==> flow/design.v <==
module UART_Tx
(
   input       i_Clock		,
   input       i_Reset		,	 
   input       i_TX_DV		,
   input [7:0] i_TX_Byte	,
   output reg  o_TX_Serial	,
   output      o_TX_Done
 );
  parameter CLKS_PER_BIT =       5;
  parameter IDLE         =  3'b000;
  parameter TX_START_BIT =  3'b001;
  parameter TX_DATA_BITS =  3'b010;
  parameter TX_STOP_BIT  =  3'b011;
  parameter CLEANUP      =  3'b100;
  reg [ 2:0] r_SM_Main     ;
  reg [12:0] r_Clock_Count ;
  reg [ 2:0] r_Bit_Index   ;
  reg [ 7:0] r_TX_Data     ;
  reg        r_TX_Done     ;
  reg        r_TX_Active   ;
  always @(posedge i_Clock)
  begin
    if (i_Reset)
    begin
      r_SM_Main     <= IDLE;
      r_Clock_Count <= 0;
      r_Bit_Index   <= 0;
      r_TX_Data     <= 0;
      r_TX_Done     <= 1'b0;
      r_TX_Active   <= 1'b0;
      o_TX_Serial   <= 1'b1;
    end
    else
    case (r_SM_Main)
      IDLE :
        begin
          o_TX_Serial   <= 1'b1;          
          r_TX_Done     <= 1'b0;
          r_Clock_Count <= 0;
          r_Bit_Index   <= 0;
          if (i_TX_DV)
          begin
            r_TX_Active <= 1'b1;
            r_TX_Data   <= i_TX_Byte;
            r_SM_Main   <= TX_START_BIT;
          end
          else
            r_SM_Main <= IDLE;
        end  
      TX_START_BIT :
        begin
          o_TX_Serial <= 1'b0;
          if (r_Clock_Count < CLKS_PER_BIT-1)
          begin
            r_Clock_Count <= r_Clock_Count + 1;
            r_SM_Main     <= TX_START_BIT;
          end
          else
          begin
            r_Clock_Count <= 0;
            r_SM_Main     <= TX_DATA_BITS;
          end
        end  
      TX_DATA_BITS :
        begin
          o_TX_Serial <= r_TX_Data[r_Bit_Index];
          if (r_Clock_Count < CLKS_PER_BIT-1)
          begin
            r_Clock_Count <= r_Clock_Count + 1;
            r_SM_Main     <= TX_DATA_BITS;
          end
          else
          begin
            r_Clock_Count <= 0;
            if (r_Bit_Index < 7)
            begin
              r_Bit_Index <= r_Bit_Index + 1;
              r_SM_Main   <= TX_DATA_BITS;
            end
            else
            begin
              r_Bit_Index <= 0;
              r_SM_Main   <= TX_STOP_BIT;
            end
          end
        end  
      TX_STOP_BIT :
        begin
          o_TX_Serial <= 1'b1;
          if (r_Clock_Count < CLKS_PER_BIT-1)
          begin
            r_Clock_Count <= r_Clock_Count + 1;
            r_SM_Main     <= TX_STOP_BIT;
          end
          else
          begin
            r_TX_Done     <= 1'b1;
            r_Clock_Count <= 0;
            r_SM_Main     <= CLEANUP;
            r_TX_Active   <= 1'b0;
          end
        end  
      CLEANUP :
        begin
          r_TX_Done <= 1'b1;
          r_SM_Main <= IDLE;
        end
      default :
        r_SM_Main <= IDLE;
    endcase
  end
  assign o_TX_Done   = r_TX_Done;
endmodule
module hcsr04
(
	input  					clk			,
	input  					rst			,	 
	input  					echoPin		,	 
	output reg 				trigPin		,	 
	output wire [11:0]	o_distance	, 	 
	output reg 				M_end				 
);
localparam [11:0] TRIG_LEN    = 12'd5;      
localparam [11:0] PERIOD      = 12'd3000;   
localparam [11:0] COUNTER_1CM = 12'd4;      
reg [11:0] 	counter			 ;  
reg [11:0]	echoHighCounter ;  
reg [11:0]  distance;
reg [11:0]  cnt_n;
reg [11:0]  dist_n;
reg         mend_n;
always@(posedge clk)
begin
	if (rst)
	begin
		counter         <= 0;
		echoHighCounter <= 0;
		distance        <= 0;
		M_end           <= 0;
		trigPin         <= 0;
	end
	else
	begin
		cnt_n  = counter + 1;
		dist_n = distance;
		mend_n = M_end;
		if(cnt_n <= TRIG_LEN)
			trigPin <= 1;
		else
			trigPin <= 0;
		if(echoPin)
			echoHighCounter <= echoHighCounter + 1;
		else
		begin
			if(echoHighCounter!=0)
			begin
				dist_n = echoHighCounter;
				echoHighCounter <= 0;
				if(dist_n >= 5*COUNTER_1CM && dist_n <= 180*COUNTER_1CM) mend_n = 1;
				else mend_n = 0;
			end
		end
		if(cnt_n == PERIOD)
		begin
			cnt_n  = 0;
			mend_n = 0;
		end
		counter  <= cnt_n;
		distance <= dist_n;
		M_end    <= mend_n;
	end
end
assign o_distance = distance;
endmodule
module PWM_generator
(
	input 					clk	,
	input 					rst	,	 
	input  		[27:0] 	duty	,	 
	output reg 	[ 3:0] 	IN			 
);
reg [12:0] counter;
reg [12:0] cnt_n;
always@(posedge clk)
begin
	if (rst)
	begin
		counter <= 0;
		IN      <= 4'b0000;
	end
	else
	begin
		cnt_n = counter + 1;
		if(cnt_n <= 62*duty[6:0])
			IN[0] <= 1;
		else
			IN[0] <= 0;
		if(cnt_n <= 62*duty[13:7])
			IN[1] <= 1;
		else
			IN[1] <= 0;
		if(cnt_n <= 62*duty[20:14])
			IN[2] <= 1;
		else
			IN[2] <= 0;
		if(cnt_n <= 62*duty[27:21])
			IN[3] <= 1;
		else
			IN[3] <= 0;
		if(cnt_n == 6200)
			counter <= 0;
		else
			counter <= cnt_n;
	end
end
endmodule
module algoritamKretanja
(
	input 				clk,
	input 				rst,		 
	input 		 [11:0] USR,		 
	input 		 [11:0]	USL,		 
	input 		 [11:0]	USM,		 
	input 				endR,		 
	input 				endL,		 
	input 				endM,		 
	output 	reg			TxEnable,	 
	output 	reg [ 7:0] 	TxData,		 
	output 	reg [27:0]	duty,		 
	output 	reg led,
	output 	reg buzzer
);
localparam [16:0] IDLE_WAIT     = 17'd50000;    
localparam [16:0] SENDINIT_WAIT = 17'd105;      
localparam [ 6:0] SENDINIT_MSG2 = 7'd100;       
localparam [ 6:0] SENDINIT_END  = 7'd101;
localparam [16:0] WAIT_LEFT     = 17'd3001;     
localparam [11:0] SEND_PERIOD   = 12'd3000;     
localparam [16:0] straight      = 17'd70500;    
localparam [16:0] turningTime   = 17'd55000;    
localparam [16:0] pause         = 17'd50000;    
localparam [16:0] turnTime      = 17'd80000;    
localparam [16:0] END_BLINK     = 17'd25000;    
localparam [ 5:0] numberOfMeasures = 6'd32;     
localparam        SHIFT         = 2;            
reg [16:0] 	statesCounter 	 ;	 
reg [11:0] 	counterSending 	 ;	 
reg [ 6:0] 	countSendingINIT ;	 
reg [16:0]  countSendingTurns;	 
reg [ 7:0] distanceL ;
reg [ 7:0] distanceD ;
reg [ 7:0] distanceS ;
reg [ 7:0]  initS	 ;		 
reg 		initEnd	 ;		 
reg [ 5:0]  NMeasures;		 
reg [13:0]	sum		 ;		 
reg [ 2:0] 	STATE;
parameter IDLE 				= 3'b000;
parameter INIT 				= 3'b001;
parameter sendingINIT 		= 3'b010;
parameter STRAIGHT 			= 3'b011;
parameter turningRIGHT 		= 3'b100;
parameter turningLEFT		= 3'b101;
parameter TURN 				= 3'b110;
parameter END 				= 3'b111;
parameter initialization 	= 3'd1;
parameter turnedRight 		= 3'd2;
parameter turnedLeft 		= 3'd3;
parameter turned 			= 3'd4;
reg [7:0] turns;	 
reg [7:0] turning;	 
reg [2:0] index;	 
wire rightBigger;
wire leftBigger;
wire centralSmaller9;
wire centralBigger43;
assign rightBigger = distanceD > 21;
assign leftBigger = distanceL > 21;
assign centralBigger43 = distanceS > 43;
assign centralSmaller9 = distanceS <= 9;
reg endR_q, endL_q, endM_q;
reg [ 5:0] nm_n;
reg [ 7:0] ds_n;
reg [13:0] sum_n;
always@(posedge clk)
begin
	if (rst)
	begin
		endR_q    <= 0;
		endL_q    <= 0;
		endM_q    <= 0;
		distanceD <= 0;
		distanceL <= 0;
		distanceS <= 0;
		NMeasures <= 0;
		sum       <= 0;
		initS     <= 0;
		initEnd   <= 0;
	end
	else
	begin
		endR_q <= endR;
		endL_q <= endL;
		endM_q <= endM;
		if (endR && !endR_q)
			distanceD <= USR >> SHIFT;
		if (endL && !endL_q)
			distanceL <= USL >> SHIFT;
		if (endM && !endM_q)
		begin
			if(STATE == INIT)
			begin
				nm_n  = NMeasures + 1;
				ds_n  = USM >> SHIFT;
				sum_n = sum + ds_n;
				NMeasures <= nm_n;
				distanceS <= ds_n;
				sum       <= sum_n;
				if(nm_n == numberOfMeasures)
				begin
					initS   <= sum_n >> 5;	 
					initEnd <= 1;
				end
			end
			else
			begin
				sum       <= 0;
				NMeasures <= 0;
				distanceS <= USM >> SHIFT;
				initEnd   <= 0;
			end
		end
	end
end
reg [16:0] sc_n;
reg [ 2:0] idx_n;
reg [ 7:0] turns_n;
reg [ 7:0] turning_n;
always@(posedge clk)
begin
	if (rst)
	begin
		STATE         <= IDLE;
		duty          <= 28'd0;
		statesCounter <= 0;
		index         <= 0;
		turns         <= 0;
		turning       <= 0;
		led           <= 0;
		buzzer        <= 0;
	end
	else
	begin
		sc_n      = statesCounter;
		idx_n     = index;
		turns_n   = turns;
		turning_n = turning;
		case(STATE)
			IDLE:
			begin
				sc_n = statesCounter + 1;
				duty <= {7'd0, 7'd0, 7'd0, 7'd0};
				if(sc_n == IDLE_WAIT)
				begin
					STATE <= INIT;
					sc_n  = 0;
				end
			end
			INIT:
			begin
				duty <= {7'd0, 7'd0, 7'd0, 7'd0};
				if(initEnd) STATE <= sendingINIT;
			end
			sendingINIT:
			begin
				duty <= {7'd0, 7'd0, 7'd0, 7'd0};
				sc_n = statesCounter + 1;
				if(statesCounter == SENDINIT_WAIT)
				begin
					STATE <= STRAIGHT;
					sc_n  = 0;
				end
			end
			STRAIGHT:
			begin
				if(turning[index]==0)
				begin
					if(!leftBigger && !rightBigger && !centralSmaller9) followLeft;
					else if(leftBigger && centralBigger43 && distanceD > 11 && !rightBigger) STATE <= END;
					else if(leftBigger || rightBigger)
					begin
						if(centralBigger43)		 
						begin
							idx_n = index + 1;
							turning_n[idx_n] = 0;
							turns_n[idx_n] = leftBigger ? 1'b0 : 1'b1;
						end
						STATE <= leftBigger ? turningLEFT : turningRIGHT;
					end
					else if(!leftBigger && !rightBigger && centralSmaller9)
						STATE <= TURN;
				end
				else	 
				begin
					case({rightBigger, leftBigger, centralBigger43})
						3'b110:
						begin
							idx_n = index - 1;
							if(turns[index] == 1)
								STATE <= turningRIGHT;
							else
								STATE <= turningLEFT;
						end
						3'b100: STATE <= turningRIGHT;
						3'b010:
						begin
							sc_n = statesCounter + 1;
							if(sc_n == WAIT_LEFT)
							begin
								STATE <= turningLEFT;
								sc_n  = 0;
							end
						end
						3'b000:
						begin
							if(centralSmaller9) STATE <= TURN;
						end
						3'b101, 3'b001: followLeft;
						3'b011: followRight;
						default: ;
					endcase
				end
			end
			turningLEFT:
			begin
				sc_n = statesCounter + 1;
				if(statesCounter <= straight)
					duty <= {7'd60, 7'd60, 7'd0, 7'd0};
				else if(statesCounter > straight && statesCounter < straight + turningTime)
					duty <= {7'd80, 7'd0, 7'd0, 7'd0};
				else if (statesCounter == straight + turningTime)
				begin
					sc_n  = 0;
					STATE <= IDLE;
					duty  <= {7'd0, 7'd0, 7'd0, 7'd0};
				end
			end
			turningRIGHT:
			begin
				sc_n = statesCounter + 1;
				if(statesCounter <= straight)
					duty <= {7'd60, 7'd60, 7'd0, 7'd0};
				else if(statesCounter > straight && statesCounter < straight + turningTime)
					duty <= {7'd0, 7'd80, 7'd0, 7'd0};
				else if (statesCounter == straight + turningTime)
				begin
					sc_n  = 0;
					STATE <= IDLE;
					duty  <= {7'd0, 7'd0, 7'd0, 7'd0};
				end
			end
			TURN:
			begin
				sc_n = statesCounter + 1;
				if(statesCounter <= pause)
					duty <= {7'd0, 7'd0, 7'd0, 7'd0};
				else if(statesCounter > pause && statesCounter < pause + turnTime)
					duty <= {7'd0, 7'd65, 7'd75, 7'd0};
				else if (statesCounter == pause + turnTime)
				begin
					sc_n  = 0;
					STATE <= IDLE;
					turning_n[index] = 1;
				end
			end
			END:
			begin
				duty <= {7'd0, 7'd0, 7'd0, 7'd0};
				sc_n = statesCounter + 1;
				if(statesCounter == END_BLINK)
				begin
					led    <= !led;
					buzzer <= !buzzer;
					sc_n   = 0;
				end
			end
			default:
				STATE <= IDLE;
		endcase
		statesCounter <= sc_n;
		index         <= idx_n;
		turns         <= turns_n;
		turning       <= turning_n;
	end
end
task followLeft;
	begin
		if(distanceL == 11)	  duty <= {7'd55, 7'd55, 7'd0, 7'd0};
		if(distanceL < 11) 	  duty <= {7'd55, 7'd65, 7'd0, 7'd0};
		else if(distanceL > 11) duty <= {7'd65, 7'd55, 7'd0, 7'd0};
	end
endtask
task followRight;
	begin
		if(distanceD == 11)	  duty <= {7'd55, 7'd55, 7'd0, 7'd0};
		if(distanceD < 11) 	  duty <= {7'd65, 7'd55, 7'd0, 7'd0};
		else if(distanceD > 11) duty <= {7'd55, 7'd65, 7'd0, 7'd0};
	end
endtask
reg [ 6:0] csi_n;
reg [16:0] cst_n;
always@(posedge clk)
begin
	if (rst)
	begin
		TxEnable          <= 0;
		TxData            <= 0;
		counterSending    <= 0;
		countSendingINIT  <= 0;
		countSendingTurns <= 0;
	end
	else
	case(STATE)
		sendingINIT:
		begin
			csi_n = countSendingINIT + 1;
			countSendingINIT <= csi_n;
			if(csi_n == 1)
			begin
				TxData 	<= initialization;
				TxEnable <= 1;
			end
			else if(csi_n == SENDINIT_MSG2)
			begin
				TxData 	<= initS;
				TxEnable <= 1;
			end
			else if(csi_n == SENDINIT_END)
			begin
				TxEnable 		 <= 0;
				counterSending	 <= 0;
			end
			else TxEnable <= 0;
		end
		STRAIGHT:
		begin
			countSendingTurns <= 0;
			if(counterSending == SEND_PERIOD)
			begin
				TxData 			 <= distanceS;
				TxEnable 		 <= 1;
				counterSending	 <= 0;
				countSendingINIT <= 0;
			end
			else
			begin
				counterSending <= counterSending + 1;
				TxEnable <= 0;
			end
		end
		turningLEFT, turningRIGHT:
		begin
			cst_n = countSendingTurns + 1;
			countSendingTurns <= cst_n;
			if(cst_n <= straight)	 
			begin
				if(counterSending == SEND_PERIOD)
				begin
					TxData 			<= distanceS;
					TxEnable 		<= 1;
					counterSending	<= 0;
				end
				else
				begin
					counterSending <= counterSending + 1;
					TxEnable <= 0;
				end
			end
			else
			begin
				if(TxData != ((STATE == turningLEFT) ? turnedLeft : turnedRight))	 
				begin
					TxData 	<= (STATE == turningLEFT) ? turnedLeft : turnedRight;
					TxEnable <= 1;
				end
				else TxEnable <= 0;
			end
		end
		TURN:
		begin
			if(TxData != turned)
			begin
				TxData 	<= turned;
				TxEnable <= 1;
			end
			else TxEnable <= 0;
		end
		default: ;
	endcase
end
endmodule
module labyrinth_car
(
	input  		 clk	,
	input  		 rst	,	 
	input  		 echoR,
	input  		 echoL,
	input  		 echoM,
	output 		 trigR,	 
	output 		 trigL,
	output 		 trigM,
	output 		 Tx	,
	output [3:0] motors_PWM,
	output 		 led,
	output 		 buzzer
);
wire [ 7:0] dataTransmit;
wire 			TxEnable 	;
wire [11:0] distanceR	;
wire [11:0] distanceL	;
wire [11:0] distanceM	;
wire 			endR 			;
wire 			endL			;
wire 			endM			;
wire [27:0]	duty			;
UART_Tx UART_Transmitter(
	.i_Clock(clk)        	,
	.i_Reset(rst)        	,
	.i_TX_DV(TxEnable)     	,
	.i_TX_Byte(dataTransmit),
	.o_TX_Serial(Tx) 		,
	.o_TX_Done()
);
algoritamKretanja AK
(
	.clk(clk)		,
	.rst(rst)		,
	.USR(distanceR),
	.USL(distanceL),
	.USM(distanceM),
	.endR(endR)		,
	.endL(endL)		,
	.endM(endM)		,
	.TxEnable(TxEnable)	,
	.TxData(dataTransmit),
	.duty(duty),
	.led(led),
	.buzzer(buzzer)
);
hcsr04 UltrasonicR
(
	.clk(clk)		,
	.rst(rst)		,
	.echoPin(echoR),
	.trigPin(trigR),
	.o_distance(distanceR),
	.M_end(endR)
);
hcsr04 UltrasonicL
(
	.clk(clk)		,
	.rst(rst)		,
	.echoPin(echoL),
	.trigPin(trigL),
	.o_distance(distanceL),
	.M_end(endL)
);
hcsr04 UltrasonicM
(
	.clk(clk)		,
	.rst(rst)		,
	.echoPin(echoM),
	.trigPin(trigM),
	.o_distance(distanceM),
	.M_end(endM)
);
PWM_generator PWM
(
	.clk(clk)	,
	.rst(rst)	,
	.duty(duty)	,
	.IN(motors_PWM)
);
endmodule
; ---- Reports on labyrinth_car
; Tool output for the design above before and after an edit, in the order of the flow.
; Lines under "orig" count in the file above, lines under "edited" in the edited file.
; "change": "edited" minus "orig" as printed here.
; A cell with n/a has no value.
[setup]
design = labyrinth_car
clk_port = clk
lib = sky130hd
pvt_corner = tt_025C_1v80

; ---- Diff
; The edit as a unified diff against the file above.
; This change comes from a script, not from a designer. The edited design behaves differently; no optimisation was intended.
; begin of diff
@@ -314,5 +314,5 @@
 				nm_n  = NMeasures + 1;
 				ds_n  = USM >> SHIFT;
-				sum_n = sum + ds_n;
+				sum_n = sum * ds_n;
 				NMeasures <= nm_n;
 				distanceS <= ds_n;
; end of diff

; ---- After elaboration
; Counts by Yosys on the flattened word-level netlist (proc, flatten, opt, wreduce; memories kept). Register bits leave out memories and registers merged into their read ports (data or address). Print and check cells are left out.
[classes]
columns = item, orig, edited, change
row1 = n_reduce_logical, 69, 69, 0
row2 = n_logic, 15, 15, 0
row3 = n_shift, 8, 8, 0
row4 = div_mod_pow, 0, 0, 0
row5 = add_sub_neg, 19, 18, -1
row6 = muxes, 129, 129, 0
row7 = n_mul, 4, 5, 1
row8 = n_eq, 74, 74, 0
row9 = n_cmp, 30, 30, 0
[ops]
columns = operator, orig, edited, change
row1 = adder 14 x 8 -> 14 bit, 1, 0, -1
row2 = multiplier 14 x 8 -> 14 bit, 0, 1, 1
row3 = 2-to-1 mux 3 bit, 27, 27, 0
row4 = 2-to-1 mux 1 bit, 24, 24, 0
row5 = 2-to-1 mux 8 bit, 20, 20, 0
row6 = 2-to-1 mux 28 bit, 15, 15, 0
row7 = logical AND 1 bit, 14, 14, 0
row8 = 2-to-1 mux 17 bit, 12, 12, 0
row9 = inequality test 2 x 1 -> 1 bit (second input constant), 12, 12, 0
row10 = inequality test 2 bit (second input constant), 12, 12, 0
row11 = 2-to-1 mux 12 bit, 11, 11, 0
row12 = zero test 1 bit, 8, 8, 0
row13 = AND reduction 2 bit, 8, 8, 0
row14 = adder 12 x 1 -> 12 bit (second input constant), 7, 7, 0
row15 = == test 3 bit (second input constant), 7, 7, 0
row16 = OR reduction 2 bit, 7, 7, 0
row17 = == test 3 x 2 -> 1 bit (second input constant), 6, 6, 0
row18 = inequality test 3 x 1 -> 1 bit (second input constant), 6, 6, 0
row19 = inverter 1 bit, 6, 6, 0
row20 = nonzero test 2 bit, 6, 6, 0
row21 = == test 12 bit (second input constant), 4, 4, 0
row22 = less-or-equal comparator 13 x 32 -> 1 bit, 4, 4, 0
row23 = multiplier 5 x 7 -> 12 bit (first input constant), 4, 4, 0
row24 = variable shift 1 x 4 -> 8 bit (first input constant), 4, 4, 0
row25 = bitwise AND 8 bit, 3, 3, 0
row26 = == test 3 x 1 -> 1 bit (second input constant), 3, 3, 0
row27 = >= comparator 12 x 5 -> 1 bit (second input constant), 3, 3, 0
row28 = less-or-equal comparator 12 x 10 -> 1 bit (second input constant), 3, 3, 0
; Not every row of either side is listed.
[bits]
columns = item, orig, edited, change
row1 = latch_bits, 0, 0, 0
row2 = clocked_rd_ports_x_width, 0, 0, 0
row3 = reg_bits, 323, 323, 0
row4 = mem_count, 0, 0, 0
row5 = input_bits, 5, 5, 0
row6 = wordCells, 396, 396, 0
row7 = ramBits, 0, 0, 0
row8 = romBits, 0, 0, 0

; ---- Longest topological paths
; Longest topological path by Yosys (ltp), each cell counted once; first at word level (registers and memories cut), then after technology mapping (sequential cells cut; the memories' decode and read muxes count).
[logic_depth]
columns = item, orig, edited, change
row1 = depth_word, 12, 12, 0
row2 = ABC_AREA, 0, 0, n/a
row3 = depth_mapped, 23, 23, 0

; ---- Mapped cells and area
; Yosys stat after the flow's synthesis: flattened, memories mapped to cells. It holds for the ABC_AREA given above (unset counts as 0); a run with the other value may have another netlist.
[by_type]
columns = cell_type, orig, edited, change
row1 = sky130_fd_sc_hd__inv_1, 168, 228, 60
row2 = sky130_fd_sc_hd__and2_1, 9, 54, 45
row3 = sky130_fd_sc_hd__fa_1, 57, 98, 41
row4 = sky130_fd_sc_hd__nand3_1, 112, 138, 26
row5 = sky130_fd_sc_hd__clkbuf_1, 81, 107, 26
row6 = sky130_fd_sc_hd__o21ai_0, 66, 86, 20
row7 = sky130_fd_sc_hd__nor3_1, 47, 65, 18
row8 = sky130_fd_sc_hd__ha_1, 166, 179, 13
row9 = sky130_fd_sc_hd__a211oi_1, 23, 11, -12
row10 = sky130_fd_sc_hd__o21bai_1, 9, 18, 9
row11 = sky130_fd_sc_hd__a31oi_1, 21, 29, 8
row12 = sky130_fd_sc_hd__a211o_1, 1, 9, 8
row13 = sky130_fd_sc_hd__nor2_1, 269, 276, 7
row14 = sky130_fd_sc_hd__a21o_1, 29, 36, 7
row15 = sky130_fd_sc_hd__xnor2_1, 80, 74, -6
row16 = sky130_fd_sc_hd__or3_1, 28, 22, -6
row17 = sky130_fd_sc_hd__o311ai_0, 0, 6, 6
row18 = sky130_fd_sc_hd__xor2_1, 53, 58, 5
; Not every row of either side is listed.
[mapped]
columns = item, orig, edited, change
row1 = n_buf, 117, 140, 23
row2 = stdcells, 2453, 2724, 271
row3 = area_um2, 20458.4, 22464.0, 2005.6
row4 = ff_cells, 323, 323, 0
row5 = seq_area_um2, 6466.2, 6466.2, 0.0
; The figures by module come from a second, unflattened synthesis with its own total; it is not the netlist above.
[unflattened]
columns = item, orig, edited, change
row1 = hier_cells, 2631, 2802, 171
row2 = hier_area_um2, 22097.4, 23669.0, 1571.6
; Rows give one instance, submodules left out.
[modules_orig]
columns = mod, seq_area_um2, n_cells, area_um2, instances
row1 = algoritamKretanja, 3483.3, 1217, 9869.5, 1
row2 = hcsr04, 760.7, 224, 1883.1, 3
row3 = PWM_generator, 340.3, 598, 5253.8, 1
row4 = UART_Tx, 620.6, 144, 1325.0, 1
row5 = labyrinth_car, 0.0, 0, 0.0, 1
[modules_edited]
columns = mod, seq_area_um2, n_cells, area_um2, instances
row1 = algoritamKretanja, 3483.3, 1388, 11441.0, 1
row2 = hcsr04, 760.7, 224, 1883.1, 3
row3 = PWM_generator, 340.3, 598, 5253.8, 1
row4 = UART_Tx, 620.6, 144, 1325.0, 1
row5 = labyrinth_car, 0.0, 0, 0.0, 1

; ---- Timing after synthesis
; OpenSTA on the mapped netlist: ideal clock, no wires. The path of least setup slack (recovery checks aside). Input and output delay are each 20% of the period. Register names are those of the netlist, which keeps one name where synthesis merged equal registers.
[synth_path]
columns = item, orig, edited, change
row1 = kind, reg2reg, reg2reg, n/a
row2 = start, register AK.duty[2], register AK.duty[15], n/a
row3 = end, register PWM.IN[0], register PWM.IN[2], n/a
row4 = setup_slack_ns, 5.406, 5.452, 0.046
row5 = driving_pins, 22, 24, 2
row6 = delay_ns, 4.594, 4.548, -0.046
row7 = launch_ns, 0.000, 0.000, 0.000
row8 = t_arrival_ns, 4.508, 4.462, -0.046
row9 = n_path_buf, 0, 0, 0
row10 = period_ns, 10.0, 10.0, 0.0
row11 = setup_ns, 0.086, 0.086, 0.000
row12 = synth_period_reached_ns, 4.594, 4.548, -0.046
; "delay_ns" is the arrival time less input delay plus setup time.
; "driving_pins": output pins that drive a net of the path, with the launching flip-flop's if there is one; two outputs of one cell count as two.
; "synth_period_reached_ns" is the clock period less the worst setup slack; recovery checks do not enter. This is arithmetic on one report: input and output delays are still those of the set period (20% each).
; Between the ends stands the longest chain of elaborated cells between them, by number of cells; it is not shown to be the way that was timed. Of several equally long chains one is given.
; A line is the first line of the expression or statement that the cell stems from. Yosys adds cells for indexed reads and writes and turns some case tables into memories.
; At most two assigning lines are given for a register; there are more.
[synth_between_orig]
path_cell_list = sky130_fd_sc_hd__dfxtp_1 > sky130_fd_sc_hd__fa_1 > sky130_fd_sc_hd__fa_1 > sky130_fd_sc_hd__inv_1 > sky130_fd_sc_hd__fa_1 > sky130_fd_sc_hd__inv_1 > sky130_fd_sc_hd__ha_1 > sky130_fd_sc_hd__nor2b_1 > sky130_fd_sc_hd__o21ai_0 > sky130_fd_sc_hd__a21oi_1 > sky130_fd_sc_hd__o21ai_0 > sky130_fd_sc_hd__nand2b_1 > sky130_fd_sc_hd__a21o_1 > sky130_fd_sc_hd__a21oi_1 > sky130_fd_sc_hd__xor2_1 > sky130_fd_sc_hd__ha_1 > sky130_fd_sc_hd__and4_1 > sky130_fd_sc_hd__nand4_1 > sky130_fd_sc_hd__or3_1 > sky130_fd_sc_hd__nand2_1 > sky130_fd_sc_hd__a21oi_1 > sky130_fd_sc_hd__a211oi_1
elab_chain_len = 3
cone_cells = 3
cone_lines = 1
[synth_lines_orig]
columns = item, line_no
row1 = "start, declared", 230  ; output reg [27:0] duty,
row2 = "start, assigned", 363  ; duty <= {7'd0, 7'd0, 7'd0, 7'd0};
row3 = "start, assigned", 372  ; duty <= {7'd0, 7'd0, 7'd0, 7'd0};
row4 = multiplier 5 x 7 -> 12 bit, 195  ; if(cnt_n <= 62*duty[6:0])
row5 = less-or-equal comparator 13 x 32 -> 1 bit, 195
row6 = 2-to-1 mux 1 bit, 195
row7 = "end, assigned", 196  ; IN[0] <= 1;
row8 = "end, assigned", 198  ; IN[0] <= 0;
row9 = "end, declared", 181  ; output reg [ 3:0] IN
[synth_between_edited]
path_cell_list = sky130_fd_sc_hd__dfxtp_1 > sky130_fd_sc_hd__inv_1 > sky130_fd_sc_hd__fa_1 > sky130_fd_sc_hd__inv_1 > sky130_fd_sc_hd__fa_1 > sky130_fd_sc_hd__inv_1 > sky130_fd_sc_hd__fa_1 > sky130_fd_sc_hd__inv_1 > sky130_fd_sc_hd__ha_1 > sky130_fd_sc_hd__inv_1 > sky130_fd_sc_hd__nor2_1 > sky130_fd_sc_hd__nor2_1 > sky130_fd_sc_hd__o21bai_1 > sky130_fd_sc_hd__a21oi_1 > sky130_fd_sc_hd__o21bai_1 > sky130_fd_sc_hd__a21oi_1 > sky130_fd_sc_hd__xor2_1 > sky130_fd_sc_hd__ha_1 > sky130_fd_sc_hd__and4_1 > sky130_fd_sc_hd__nand4_1 > sky130_fd_sc_hd__or3_1 > sky130_fd_sc_hd__nand2_1 > sky130_fd_sc_hd__a21oi_1 > sky130_fd_sc_hd__a211oi_1
elab_chain_len = 3
cone_cells = 3
cone_lines = 1
[synth_lines_edited]
columns = item, line_no
row1 = "start, declared", 230  ; output reg [27:0] duty,
row2 = "start, assigned", 363  ; duty <= {7'd0, 7'd0, 7'd0, 7'd0};
row3 = "start, assigned", 372  ; duty <= {7'd0, 7'd0, 7'd0, 7'd0};
row4 = multiplier 5 x 7 -> 12 bit, 203  ; if(cnt_n <= 62*duty[20:14])
row5 = less-or-equal comparator 13 x 32 -> 1 bit, 203
row6 = 2-to-1 mux 1 bit, 203
row7 = "end, assigned", 204  ; IN[2] <= 1;
row8 = "end, assigned", 206  ; IN[2] <= 0;
row9 = "end, declared", 181  ; output reg [ 3:0] IN

; ---- Path in the finished layout
; Path of least setup slack in the final report of the runs of pair 1 (OpenROAD, finished layout, wires in). Where an end is a register, its clock arrival counts in the times.
[layout_path]
columns = item, orig, edited, change
row1 = kind, reg2reg, reg2reg, n/a
row2 = start, register AK.duty[14], register AK.duty[21], n/a
row3 = end, register PWM.IN[2], register PWM.IN[3], n/a
row4 = launch_ns, 0.55, 0.56, 0.01
row5 = setup_ns, 0.08, 0.09, 0.01
row6 = n_path_buf, 0, 0, 0
row7 = driving_pins, 22, 22, 0
row8 = period_ns, 5.06, 5.06, 0.00
row9 = t_arrival_ns, 5.26, 5.28, 0.02
row10 = setup_slack_ns, 0.27, 0.25, -0.02
; Between the ends stands the longest chain of elaborated cells between them, by number of cells; it is not shown to be the way that was timed. Of several equally long chains one is given.
; At most two assigning lines are given for a register; there are more.
[layout_between_orig]
path_cell_list = sky130_fd_sc_hd__dfxtp_1 > sky130_fd_sc_hd__fa_1 > sky130_fd_sc_hd__inv_1 > sky130_fd_sc_hd__fa_1 > sky130_fd_sc_hd__inv_1 > sky130_fd_sc_hd__fa_1 > sky130_fd_sc_hd__ha_1 > sky130_fd_sc_hd__a21oi_1 > sky130_fd_sc_hd__nor2_1 > sky130_fd_sc_hd__nor2_2 > sky130_fd_sc_hd__o21bai_1 > sky130_fd_sc_hd__a21oi_2 > sky130_fd_sc_hd__o21bai_1 > sky130_fd_sc_hd__a21oi_1 > sky130_fd_sc_hd__xor2_1 > sky130_fd_sc_hd__ha_1 > sky130_fd_sc_hd__and4_4 > sky130_fd_sc_hd__nand4_1 > sky130_fd_sc_hd__or3_1 > sky130_fd_sc_hd__nand2_1 > sky130_fd_sc_hd__a21oi_1 > sky130_fd_sc_hd__a211oi_1
elab_chain_len = 3
cone_cells = 3
cone_lines = 1
[layout_lines_orig]
columns = item, line_no
row1 = "start, declared", 230  ; output reg [27:0] duty,
row2 = "start, assigned", 363  ; duty <= {7'd0, 7'd0, 7'd0, 7'd0};
row3 = "start, assigned", 372  ; duty <= {7'd0, 7'd0, 7'd0, 7'd0};
row4 = multiplier 5 x 7 -> 12 bit, 203  ; if(cnt_n <= 62*duty[20:14])
row5 = less-or-equal comparator 13 x 32 -> 1 bit, 203
row6 = 2-to-1 mux 1 bit, 203
row7 = "end, assigned", 204  ; IN[2] <= 1;
row8 = "end, assigned", 206  ; IN[2] <= 0;
row9 = "end, declared", 181  ; output reg [ 3:0] IN
[layout_between_edited]
path_cell_list = sky130_fd_sc_hd__dfxtp_1 > sky130_fd_sc_hd__fa_1 > sky130_fd_sc_hd__inv_1 > sky130_fd_sc_hd__fa_1 > sky130_fd_sc_hd__inv_1 > sky130_fd_sc_hd__fa_1 > sky130_fd_sc_hd__ha_4 > sky130_fd_sc_hd__a21oi_1 > sky130_fd_sc_hd__nor2_1 > sky130_fd_sc_hd__nor2_2 > sky130_fd_sc_hd__o21bai_1 > sky130_fd_sc_hd__a21oi_2 > sky130_fd_sc_hd__o21bai_1 > sky130_fd_sc_hd__a21oi_1 > sky130_fd_sc_hd__xor2_1 > sky130_fd_sc_hd__ha_1 > sky130_fd_sc_hd__and4_4 > sky130_fd_sc_hd__nand4_1 > sky130_fd_sc_hd__or3_1 > sky130_fd_sc_hd__nand2_1 > sky130_fd_sc_hd__a21oi_1 > sky130_fd_sc_hd__a211oi_1
elab_chain_len = 3
cone_cells = 3
cone_lines = 1
[layout_lines_edited]
columns = item, line_no
row1 = "start, declared", 230  ; output reg [27:0] duty,
row2 = "start, assigned", 363  ; duty <= {7'd0, 7'd0, 7'd0, 7'd0};
row3 = "start, assigned", 372  ; duty <= {7'd0, 7'd0, 7'd0, 7'd0};
row4 = multiplier 5 x 7 -> 12 bit, 207  ; if(cnt_n <= 62*duty[27:21])
row5 = less-or-equal comparator 13 x 32 -> 1 bit, 207
row6 = 2-to-1 mux 1 bit, 207
row7 = "end, assigned", 208  ; IN[3] <= 1;
row8 = "end, assigned", 210  ; IN[3] <= 0;
row9 = "end, declared", 181  ; output reg [ 3:0] IN

; ---- Flow runs
; Both versions went through the flow (Yosys, OpenROAD) with the same settings in each pair. Constraints: input delay and output delay 20% of the set period each, output load 0.01 pF.
[settings_pair_1]
CORE_UTILIZATION = 40
period_ns = 5.06
CAP_MARGIN = 20
CORE_MARGIN = 2
SLEW_MARGIN = 20
[results_pair_1]
columns = item, orig, edited, change
row1 = timing.setup.ws_ns, 0.271, 0.251, -0.020
row2 = period_reached_ns, 4.789, 4.809, 0.020
row3 = synth_area_um2, 20458.4, 22464.0, 2005.6
row4 = ws_hold_ns, 0.450, 0.435, -0.015
row5 = final_die_area_um2, 52971.3, 58071.4, 5100.1
row6 = setup_tns_ns, 0.000, 0.000, 0.000
row7 = final_stdcell_area_um2, 22338.9, 24627.4, 2288.5
[settings_pair_2]
CELL_PAD_IN_SITES_DETAIL_PLACEMENT = 1
CORE_MARGIN = 4
CORE_UTILIZATION = 23
CTS_CLUSTER_SIZE = 26
GPL_ROUTABILITY_DRIVEN = 1
MIN_ROUTING_LAYER = met1
PLACE_DENSITY_LB_ADDON = 0.04
SETUP_SLACK_MARGIN = -0.4
SLEW_MARGIN = 10
period_ns = 5.43
CAP_MARGIN = 20
[results_pair_2]
columns = item, orig, edited, change
row1 = timing.setup.ws_ns, 0.387, 0.476, 0.089
row2 = period_reached_ns, 5.043, 4.954, -0.089
row3 = synth_area_um2, 20458.4, 22464.0, 2005.6
row4 = ws_hold_ns, 0.427, 0.431, 0.004
row5 = final_die_area_um2, 93786.0, 102733.0, 8947.0
row6 = setup_tns_ns, 0.000, 0.000, 0.000
row7 = final_stdcell_area_um2, 23202.3, 25466.9, 2264.6
; "period_reached_ns" = clock period - worst setup slack. The figure is calculated, with input and output delays left at 20% of the set period.
